==> flow/design.v <==
`timescale 1ns / 1ps
module AProject2(led,lednext,switch,switchnext,btn, clk, rst, a, b, c, d, e, f, g, an
    );
input [3:0] btn; 
input [4:0] switch;
input [2:0] switchnext;
input clk; 
input rst;                                   
output a, b, c, d, e, f, g;  
output [3:0] an; 
output [4:0] led;
output [2:0] lednext;
reg a, b, c, d, e, f, g;  
reg [3:0] an;
reg slow_clock;
integer i;
integer count;
integer led_count;
integer guess;
integer guess_count;
integer guess_count2;
integer guess_count3;
reg countPL1;
reg countPL2;
reg countPL2values;
reg tempcount;
reg equaltemp;
reg freeze;
reg switchnextcount;
reg [4:0] led;
reg [2:0] lednext;
reg [4:0] dig;
reg [5:0] button0;
reg [5:0] button1;
reg [5:0] button2;
reg [5:0] button3;
reg [5:0] player1_0;
reg [5:0] player1_1;
reg [5:0] player1_2;
reg [5:0] player1_3;
reg [5:0] player2_0;
reg [5:0] player2_1;
reg [5:0] player2_2;
reg [5:0] player2_3;
reg [19:0] player1_full;
reg [19:0] player2_full;
wire slow_tick = (count > 900) && (slow_clock == 1'b0);
always @(posedge clk) 
begin
	if (rst)
	begin
		count<=0;
		slow_clock<=0;
	end
	else if (count > 900)
	begin
		count<=1;
		slow_clock<=~slow_clock;
	end
	else
		count<=count+1;
end
always @(posedge clk) 
if (rst)
begin
	a=0; b=0; c=0; d=0; e=0; f=0; g=0;
	an=0; led=0; lednext=0; dig=0;
	led_count=0;
	guess=0; guess_count=0; guess_count2=0; guess_count3=0;
	countPL1=0; countPL2=0; countPL2values=0;
	tempcount=0; equaltemp=0; freeze=0; switchnextcount=0;
	button0=0; button1=0; button2=0; button3=0;
	player1_0=0; player1_1=0; player1_2=0; player1_3=0;
	player2_0=0; player2_1=0; player2_2=0; player2_3=0;
	player1_full=0; player2_full=0;
end
else if (slow_tick)
begin
	if(freeze==0)
	begin
		led=switch;
		lednext=switchnext;
	end
	if (switch[4] == 0)                                 
	begin
		an=4'b 1111;
		button0=5'b00000;							
		button1=5'b10001;							
		button2=5'b00001;							
		button3=5'b00100;	
		countPL1=0;
		countPL2=0;
		countPL2values=0;
		tempcount=0;
		equaltemp=0;
		freeze=0;
		guess=0;
		guess_count=0;
		guess_count2=0;
		guess_count3=0;			
		player1_0=0;
		player1_1=0;
		player1_2=0;
		player1_3=0;
		player2_0=0;
		player2_1=0;
		player2_2=0;
		player2_3=0;
		player1_full=0;
		player2_full=0;			
	end
   else
		if(freeze==1)
		begin
			if (led_count > 5000) 
			begin 
				led_count=0;
				led=~led; 
				lednext=~lednext;
			end 
			led_count = led_count+1; 
		end
		if(switchnext[2]==1)								 
		begin
			if(switchnextcount==0)
			begin
				button0=player2_0;
				button1=player2_1;
				button2=player2_2;
				button3=player2_3;
				switchnextcount=1;
			end	
		end
		else
		begin
		switchnextcount=0;
		end
	 	if(switchnext[1]==0)									 
		begin
			if(countPL1==0)
			begin
				button0=5'b00000;
				button1=5'b10001;
				button2=5'b00001;
				button3=5'b00100;	
				countPL1=1;
				countPL2=0;
			end
		end
      begin 
			case (an)
				4'b 1110: an=4'b 1101;	
				4'b 1101: an=4'b 1011;  
				4'b 1011: an=4'b 0111;
				4'b 0111: an=4'b 1110;
				4'b 1111:an=4'b 0111;				
				default: an=1111; 
			endcase
			case (an)
				4'b 0111:  
				begin
					if(btn == 4'b0001)
					begin
						if(freeze==0)
						begin
							button0=switch;
							dig=button0;  
						end			
					end
					else
					begin
						dig=button0;
					end
				end
				4'b 1011: 
				begin
					if(btn == 4'b0010)
					begin
						if(freeze==0)
						begin								
							button1=switch;
							dig=button1;
						end
					end
					else
					begin
						dig=button1;
					end
				end	 
				4'b 1101: 
				begin
					if(btn == 4'b0100)
					begin
						if(freeze==0)
						begin								
							button2=switch;
							dig=button2;
						end
					end
					else
					begin
						dig=button2;
					end
				end
				4'b1110:  
				begin
					if(btn == 4'b1000)
					begin
						if(freeze==0)
						begin
							button3=switch;
							dig=button3;
						end
					end
					else
					begin
						dig=button3;
					end	
				end
			endcase
			if(switchnext[1]==1)														 
			begin
				if(countPL2==0)
				begin
					player1_0=button0;						     					 
					player1_1=button1;
					player1_2=button2;
					player1_3=button3;
					player1_full[4:0]=player1_0;
					player1_full[9:5]=player1_1;
					player1_full[14:10]=player1_2;
					player1_full[19:15]=player1_3;
					button0=5'b00000;
					button1=5'b10010;
					button2=5'b00001;
					button3=5'b00100;	
					countPL1=0;
					countPL2=1;
				end
				if(switchnext[0]==1)													 
				begin
					if(countPL2values==0)
					begin					
						player2_0=button0;						     					 
						player2_1=button1;
						player2_2=button2;
						player2_3=button3;
						player2_full[4:0]=player2_0;
						player2_full[9:5]=player2_1;
						player2_full[14:10]=player2_2;
						player2_full[19:15]=player2_3;								
						countPL2values=1;
					end
				end
				if(switchnext[0]==0)													 
				begin
					if(countPL2values==1)
					begin
						if(player2_full < player1_full)     					 
						begin
							button0=5'b 00000;
							button1=5'b 00011;
							button2=5'b 00001;
							button3=5'b 10010;
							guess=guess+1;
							countPL2values=0;
						end
						if(player2_full > player1_full)      					 
						begin
							button0=5'b 00000;
							button1=5'b 00101;
							button2=5'b 00010;
							button3=5'b 10010;
							guess=guess+1;
							countPL2values=0;
						end
						if(player2_full == player1_full)
						begin
							if(equaltemp==0)
							begin
								guess=guess+1;
								equaltemp=1;
							end
							if(guess>=1000 && guess<10000)
							begin
								guess=guess-1000;
								guess_count3=guess_count3+1;
							end												
							if(guess>=100 && guess<1000)
							begin
								guess=guess-100;
								guess_count2=guess_count2+1;
							end
							if(guess>=10 && guess<100)
							begin
								guess=guess-10;
								guess_count=guess_count+1;													
							end
							if(guess<10)
							begin
								if(tempcount==0)
								begin
									guess=guess+16;
									guess_count=guess_count+16;
									guess_count2=guess_count2+16;
									guess_count3=guess_count3+16;														
									tempcount=1;
								end
								button0=guess;
								button1=guess_count;
								button2=guess_count2;
								button3=guess_count3;
								led=0;
								lednext=0;
								countPL2values=0;
								freeze=1;
							end
						end											
					end
				end
			end
		end
		case (dig) 
		  5'b11111:  begin   
							a=0; b=1; c=1; d=1; e=0; f=0; g=0;  
						 end
		  5'b11110:  begin    
							a=0; b=1; c=1; d=0; e=0; f=0; g=0;  
						 end
		  5'b11101:  begin   
							a=1; b=0; c=0; d=0; e=0; f=1; g=0;  
						 end
		  5'b11100:  begin    
							a=0; b=1; c=1; d=0; e=0; f=0; g=1;  
						 end
		  5'b11011:  begin    
							a=1; b=1; c=0; d=0; e=0; f=0; g=0;  
						 end
		  5'b11010:  begin    
							a=0; b=0; c=0; d=1; e=0; f=0; g=0;  
						 end
		  5'b11001:  begin    
							a=0; b=0; c=0; d=1; e=1; f=0; g=0;  
						 end
		  5'b11000:  begin    
							a=0; b=0; c=0; d=0; e=0; f=0; g=0;  
						 end
		  5'b10111:  begin   
							a=0; b=0; c=0; d=1; e=1; f=1; g=1;  
						 end
		  5'b10110:  begin    
							a=0; b=1; c=0; d=0; e=0; f=0; g=0;  
						 end	
		  5'b10101:  begin    
							a=0; b=1; c=0; d=0; e=1; f=0; g=0;  
						 end
		  5'b10100:  begin    
							a=1; b=0; c=0; d=1; e=1; f=0; g=0;  
						 end
		  5'b10011:  begin    
							a=0; b=0; c=0; d=0; e=1; f=1; g=0;  
						 end 
		  5'b10010:  begin     
							a=0; b=0; c=1; d=0; e=0; f=1; g=0;    
						 end 
		  5'b10001:  begin     
							a=1; b=0; c=0; d=1; e=1; f=1; g=1;  
						 end 
		  5'b10000:  begin    
							a=0; b=0; c=0; d=0; e=0; f=0; g=1;  
						 end 
		  5'b00001:  begin    
							a=1; b=1; c=1; d=0; e=0; f=0; g=1;     
						 end
		  5'b00010:  begin    
							a=1; b=0; c=0; d=1; e=0; f=0; g=0;     
						 end	
		  5'b00011:  begin    
							a=1; b=1; c=0; d=0; e=0; f=1; g=0;     
						 end			 
		  5'b00100:  begin    
							a=0; b=0; c=1; d=1; e=0; f=0; g=0;     
						 end
		  5'b00101:  begin    
							a=1; b=1; c=1; d=1; e=0; f=1; g=1;     
						 end
		  5'b00110:  begin    
							a=1; b=0; c=0; d=0; e=0; f=0; g=1;     
						 end
		  5'b00111:  begin    
							a=0; b=1; c=0; d=0; e=1; f=0; g=1;     
						 end
		  5'b01000:  begin    
							a=1; b=0; c=0; d=0; e=1; f=0; g=0;     
						 end					 
		  5'b00000:  begin    
							a=1; b=1; c=1; d=1; e=1; f=1; g=1;      
						 end 	
		  default:  begin    
							a=1; b=1; c=1; d=1; e=1; f=1; g=1;  
						end 
		endcase 
	end
endmodule
# From RTL to reports: AProject2
# Module AProject2 before and after one edit of its RTL, step after step.
# "orig" refers to lines of the RTL above, "edited" to lines of the edited file.
# "delta" is "edited" less "orig", of the values as shown.
# Operators carry their Yosys type and port widths (W data, S select, Z words).
# Cell names lack the library's common part.
# The mark n/a stands for no value.
# setup
design	AProject2
clock_port	clk
lib	sky130hd
corner	tt_025C_1v80

# The edit
# Unified diff, file above to edited file.
# The edit is scripted: it alters the design's behaviour and was not made to optimise anything.
# begin of diff
@@ -292,5 +292,5 @@
 								guess_count2=guess_count2+1;
 							end
-							if(guess>=10 && guess<100)
+							if((guess==10) && guess<100)
 							begin
 								guess=guess-10;
# end of diff

# Word level
# Counts by Yosys on the flattened word-level netlist (proc, flatten, opt, wreduce; memories kept). Print and check cells are left out. Cells with the same type and inputs are merged into one.
# Yosys's memory passes give these memory sizes; they may raise the number of words (mostly to a power of two), join words into wider ones and drop unused or constant bits.
# bits
element	orig	edited	delta
regBits	305	305	0
latch_bits	0	0	0
mem_bits_rw	0	0	0
rom_bits	224	224	0
clocked_rd_ports_x_width	7	7	0
n_memories	1	1	0
inputBits	14	14	0
output_inout_bits	19	19	0
word_cells	390	390	0
# memory_table
element	orig	edited
memory_list	32 x 7 bit 1R0W	32 x 7 bit 1R0W
# op_classes
element	orig	edited	delta
n_addsub	15	15	0
multipliers	0	0	0
div	0	0	0
compare	11	10	-1
n_eq	12	13	1
n_shift	0	0	0
n_mux	313	313	0
bitwise	3	3	0
n_reduce_logical	6	6	0
# op_table
op	orig	edited	delta
$ge A32 B5 Y1 const B	1	0	-1
$eq A32 B5 Y1 const B	0	1	1
$mux W32	102	102	0
$mux W6	96	96	0
$mux W1	51	51	0
$mux W5	38	38	0
$mux W3	11	11	0
$add A32 B2 Y32 const B	8	8	0
$mux W20	8	8	0
$eq A4 B4 Y1 const B	6	6	0
$mux W4	5	5	0
$add A32 B6 Y32 const B	4	4	0
$logic_and A1 B1 Y1	4	4	0
$eq A4 B3 Y1 const B	3	3	0
$eq A20 B20 Y1	1	1	0
$eq A4 B1 Y1 const B	1	1	0
$eq A4 B2 Y1 const B	1	1	0
$ge A32 B11 Y1 const B	1	1	0
$ge A32 B8 Y1 const B	1	1	0
$gt A20 B20 Y1	1	1	0
$gt A32 B11 Y1 const B	1	1	0
$gt A32 B14 Y1 const B	1	1	0
$lt A20 B20 Y1	1	1	0
$lt A32 B11 Y1 const B	1	1	0
$lt A32 B15 Y1 const B	1	1	0
$lt A32 B5 Y1 const B	1	1	0
$lt A32 B8 Y1 const B	1	1	0
$not A1 Y1	1	1	0
# Not every row of either side is listed.

# Logic depth
# Depth = most cells in a row (Yosys ltp): at word level without a register or memory, in the mapped netlist without a sequential cell, where the memories' decode and read muxes count.
# depth
element	orig	edited	delta
word_depth	74	74	0
abc_area	0	0	n/a
ltp_mapped	72	73	1

# Mapped cells and area
# Source: synth_stat.txt of the flow (Yosys; design flattened, memories mapped). It holds for the ABC_AREA given above (unset counts as 0); a run with the other value may have another netlist.
# by_type
cell	orig	edited	delta
xnor2_1	141	101	-40
nor2_1	347	309	-38
a21oi_1	154	181	27
nor3_1	61	88	27
clkbuf_1	124	110	-14
and3_1	42	56	14
o21ai_0	110	122	12
a31oi_1	25	37	12
o21ai_1	23	11	-12
o221ai_1	16	4	-12
nor4_1	53	42	-11
mux2i_1	49	38	-11
or2_2	16	27	11
o31ai_1	18	28	10
xor2_1	65	74	9
a22oi_1	49	58	9
a31o_2	2	11	9
a2bb2oi_1	21	13	-8
# Not every row of either side is listed.
# synth_totals
element	orig	edited	delta
mapped_cells	2576	2576	0
area_mm2	0.0184402	0.0185528	0.0001126
sequential_area_mm2	0.0044643	0.0044643	0.0000000
ffs	223	223	0

# Worst setup path after synthesis
# OpenSTA on the mapped netlist: ideal clock, no wires. The path of least setup slack (recovery checks aside). Input and output delay are each 20% of the period. Register names are those of the netlist, which keeps one name where synthesis merged equal registers.
# synth_path
element	orig	edited	delta
path_type	input to register	input to register	n/a
start	input port switch[4]	input port switch[4]	n/a
end	register guess_count[4]	register button1[3]	n/a
clock_period_ns	25.0	25.0	0.0
setup_ns	0.120	0.132	0.012
t_first_pin_ns	5.000	5.000	0.000
arrival_time_ns	19.503	18.712	-0.791
slack_ns	5.377	6.156	0.779
path_delay_ns	14.623	13.844	-0.779
path_stages	64	67	3
path_buffers	13	14	1
period_less_setup_slack_ns	19.623	18.844	-0.779
# "path_delay_ns" = arrival - input delay + setup time.
# "path_stages": output pins that drive a net of the path, with the launching flip-flop's if there is one; two outputs of one cell count as two.
# "period_less_setup_slack_ns" = period - worst setup slack (recovery checks aside). The figure is calculated, with input and output delays left at 20% of the set period.
# Between the ends stands the longest chain of elaborated cells between them, by number of cells; it is not shown to be the way that was timed. Of several equally long chains one is given.
# Each line given opens the expression or statement behind the cell; cells for indexed reads and writes are added by Yosys, which also makes memories of some case tables.
# At most two assigning lines are given for a register; there are more.
# synth_via_orig
path_cell_list	clkbuf_1 -> clkbuf_1 -> clkbuf_1 -> clkbuf_1 -> buf_1 -> clkbuf_1 -> clkbuf_1 -> and2_1 -> nand2_1 -> nor3b_1 -> nor3b_1 -> mux2i_1 -> nand2_1 -> a32o_1 -> ha_1 -> nand4_1 -> or4_1 -> buf_4 -> [28 not listed] -> nor4b_1 -> nor4_4 -> nor2_1 -> ha_1 -> inv_1 -> nor3_1 -> nand4_1 -> o41ai_1 -> nor4_1 -> nand4b_1 -> nor3_4 -> or2_1 -> buf_2 -> and2_1 -> buf_4 -> xnor2_1 -> and3_1 -> o31a_1
elab_chain_cells	74
cells_between	199
lines_between	40
cone_classes	add/sub (8); compare (9); eq/ne (8); mux (171); reduce/logical (3)
# synth_lines_orig
element	line_no	source
start, declared	5	input [4:0] switch;
$mux W6	84	if (switch[4] == 0)
$mux W6	125	if(switchnextcount==0)
$mux W6	123	if(switchnext[2]==1)
$mux W6	77	else if (slow_tick)
$mux W6	64	if (rst)
$mux W6	140	if(countPL1==0)
$mux W6	138	if(switchnext[1]==0)
[60 not listed]	n/a
$add A32 B6 Y32	304	guess_count=guess_count+16;
$mux W32	301	if(tempcount==0)
$mux W32	299	if(guess<10)
$mux W32	277	if(player2_full == player1_full)
$mux W32	257	if(countPL2values==1)
$mux W32	255	if(switchnext[0]==0)
$mux W32	221	if(switchnext[1]==1)
end, assigned	297	guess_count=guess_count+1;
end, assigned	304
end, declared	20	integer guess_count;
# synth_via_edited
path_cell_list	buf_4 -> buf_2 -> buf_2 -> buf_2 -> buf_2 -> buf_1 -> clkbuf_1 -> nand3_1 -> nor3b_1 -> nor3b_1 -> mux2i_1 -> nand2_1 -> a32o_1 -> ha_1 -> nand4_1 -> nor4_2 -> a21boi_2 -> nor4_2 -> [31 not listed] -> and3_1 -> o311a_1 -> a31o_2 -> o211ai_4 -> or3_4 -> buf_6 -> nand2_1 -> inv_1 -> ha_1 -> o211ai_1 -> a41o_1 -> and4_1 -> clkbuf_1 -> nor2_1 -> nor3_1 -> clkbuf_1 -> a221oi_1 -> nor3_1
elab_chain_cells	74
cells_between	201
lines_between	40
cone_classes	add/sub (8); compare (8); eq/ne (9); mux (173); reduce/logical (3)
# synth_lines_edited
element	line_no	source
start, declared	5	input [4:0] switch;
$mux W6	84	if (switch[4] == 0)
$mux W6	125	if(switchnextcount==0)
$mux W6	123	if(switchnext[2]==1)
$mux W6	77	else if (slow_tick)
$mux W6	64	if (rst)
$mux W6	140	if(countPL1==0)
$mux W6	138	if(switchnext[1]==0)
[60 not listed]	n/a
$add A32 B6 Y32	304	guess_count=guess_count+16;
$mux W32	301	if(tempcount==0)
$mux W6	299	if(guess<10)
$mux W6	277	if(player2_full == player1_full)
$mux W6	257	if(countPL2values==1)
$mux W6	255	if(switchnext[0]==0)
$mux W6	221	if(switchnext[1]==1)
end, assigned	181	button1=switch;
end, assigned	310	button1=guess_count;
end, declared	34	reg [5:0] button1;

# Worst path after layout
# From the final timing report of each run of pair A: the path of least setup slack in the routed layout; clock arrival at registers is part of the times.
# layout_path
element	orig	edited	delta
path_type	input to register	input to register	n/a
start	input port switchnext[1]	input port switchnext[1]	n/a
end	register guess_count[4]	register button2[0]	n/a
clock_period_ns	21.6	21.6	0.0
setup_ns	0.11	0.09	-0.02
t_first_pin_ns	4.32	4.32	0.00
arrival_time_ns	20.29	20.09	-0.20
slack_ns	1.79	1.98	0.19
path_stages	51	55	4
path_buffers	5	1	-4
# Between the ends stands the longest chain of elaborated cells between them, by number of cells; it is not shown to be the way that was timed. Of several equally long chains one is given.
# At most two assigning lines are given for a register; there are more.
# layout_via_orig
path_cell_list	clkdlybuf4s50_1 -> buf_4 -> clkinv_1 -> o21ai_0 -> o21ai_0 -> a221o_1 -> mux2i_1 -> nand2_1 -> a32o_1 -> ha_1 -> nand4_1 -> or4_1 -> nor2_2 -> nor3_1 -> buf_4 -> nand2_1 -> o21ai_0 -> ha_1 -> [15 not listed] -> mux2i_1 -> nor4b_1 -> nor4_4 -> xnor2_1 -> ha_1 -> inv_1 -> nor3_1 -> nand4_1 -> o41ai_1 -> nor4_1 -> nand4b_1 -> nor3_4 -> or2_1 -> buf_4 -> and2_1 -> xnor2_1 -> and3_1 -> o31a_1
elab_chain_cells	68
cells_between	130
lines_between	33
cone_classes	add/sub (6); compare (9); eq/ne (1); mux (111); reduce/logical (3)
# layout_lines_orig
element	line_no	source
start, declared	6	input [2:0] switchnext;
$mux W6	138	if(switchnext[1]==0)
$mux W6	77	else if (slow_tick)
$mux W6	64	if (rst)
$mux W6	164	if(freeze==0)
$mux W6	162	if(btn == 4'b0001)
$mux W6	159	case (an)
$mux W6	223	if(countPL2==0)
[54 not listed]	n/a
$add A32 B6 Y32	304	guess_count=guess_count+16;
$mux W32	301	if(tempcount==0)
$mux W32	299	if(guess<10)
$mux W32	277	if(player2_full == player1_full)
$mux W32	257	if(countPL2values==1)
$mux W32	255	if(switchnext[0]==0)
$mux W32	221	if(switchnext[1]==1)
end, assigned	297	guess_count=guess_count+1;
end, assigned	304
end, declared	20	integer guess_count;
# layout_via_edited
path_cell_list	clkdlybuf4s50_1 -> inv_1 -> o21ai_0 -> o21ai_0 -> a221oi_1 -> nand2b_1 -> or2_2 -> a32o_1 -> ha_1 -> nand4_1 -> nor4_2 -> a21boi_2 -> nor4_4 -> o21ai_0 -> ha_1 -> nand2_1 -> nor2_1 -> inv_1 -> [19 not listed] -> or2_2 -> ha_1 -> and3_1 -> nand4b_1 -> a21oi_1 -> a31o_2 -> o211ai_4 -> or3_4 -> nand2_1 -> inv_1 -> ha_1 -> o211ai_1 -> a41o_1 -> and4_1 -> nor2_1 -> nor2_1 -> a22o_1 -> a211oi_1
elab_chain_cells	67
cells_between	132
lines_between	33
cone_classes	add/sub (6); compare (8); eq/ne (2); mux (113); reduce/logical (3)
# layout_lines_edited
element	line_no	source
start, declared	6	input [2:0] switchnext;
$mux W6	138	if(switchnext[1]==0)
$mux W6	77	else if (slow_tick)
$mux W6	64	if (rst)
$mux W6	164	if(freeze==0)
$mux W6	162	if(btn == 4'b0001)
$mux W6	159	case (an)
$mux W6	223	if(countPL2==0)
[53 not listed]	n/a
$mux W32	64
$lt A32 B5 Y1	299	if(guess<10)
$mux W6	299
$mux W6	277	if(player2_full == player1_full)
$mux W6	257	if(countPL2values==1)
$mux W6	255	if(switchnext[0]==0)
$mux W6	221	if(switchnext[1]==1)
end, assigned	196	button2=switch;
end, assigned	311	button2=guess_count2;
end, declared	35	reg [5:0] button2;

# Measured runs
# Runs of the flow (Yosys, OpenROAD) on both versions; the two runs of a pair have the same settings. The constraints put input and output delay at 20% of the set period each and load the outputs with 0.01 pF.
# flow_settings_pair_A
CORE_UTILIZATION	40
period_ns	21.6
CAP_MARGIN	20
CORE_MARGIN	2
SLEW_MARGIN	20
# measured_pair_A
element	orig	edited	delta
synth_chip_area_mm2	0.0184402	0.0185528	0.0001126
final_die_area_mm2	0.0478341	0.048121	0.0002869
finish.utilization_pct	44.4	44.4	0.0
timing.setup.ws_ns	1.791	1.983	0.192
total_negative_slack_ns	0.000	0.000	0.000
hold_ws_ns	0.455	0.454	-0.001
# flow_settings_pair_B
ABC_AREA	0
CAP_MARGIN	40
CELL_PAD_IN_SITES_GLOBAL_PLACEMENT	1
CORE_MARGIN	2
CORE_UTILIZATION	38
CTS_CLUSTER_DIAMETER	209
MAX_ROUTING_LAYER	met5
MIN_ROUTING_LAYER	met1
PLACE_DENSITY_LB_ADDON	0.3
SETUP_SLACK_MARGIN	-1.81
period_ns	26.0
SLEW_MARGIN	20
# measured_pair_B
element	orig	edited	delta
synth_chip_area_mm2	0.0184402	0.0185528	0.0001126
final_die_area_mm2	0.050306	0.050607	0.000301
finish.utilization_pct	42.5	42.7	0.2
timing.setup.ws_ns	4.793	5.683	0.890
total_negative_slack_ns	0.000	0.000	0.000
hold_ws_ns	0.453	0.458	0.005
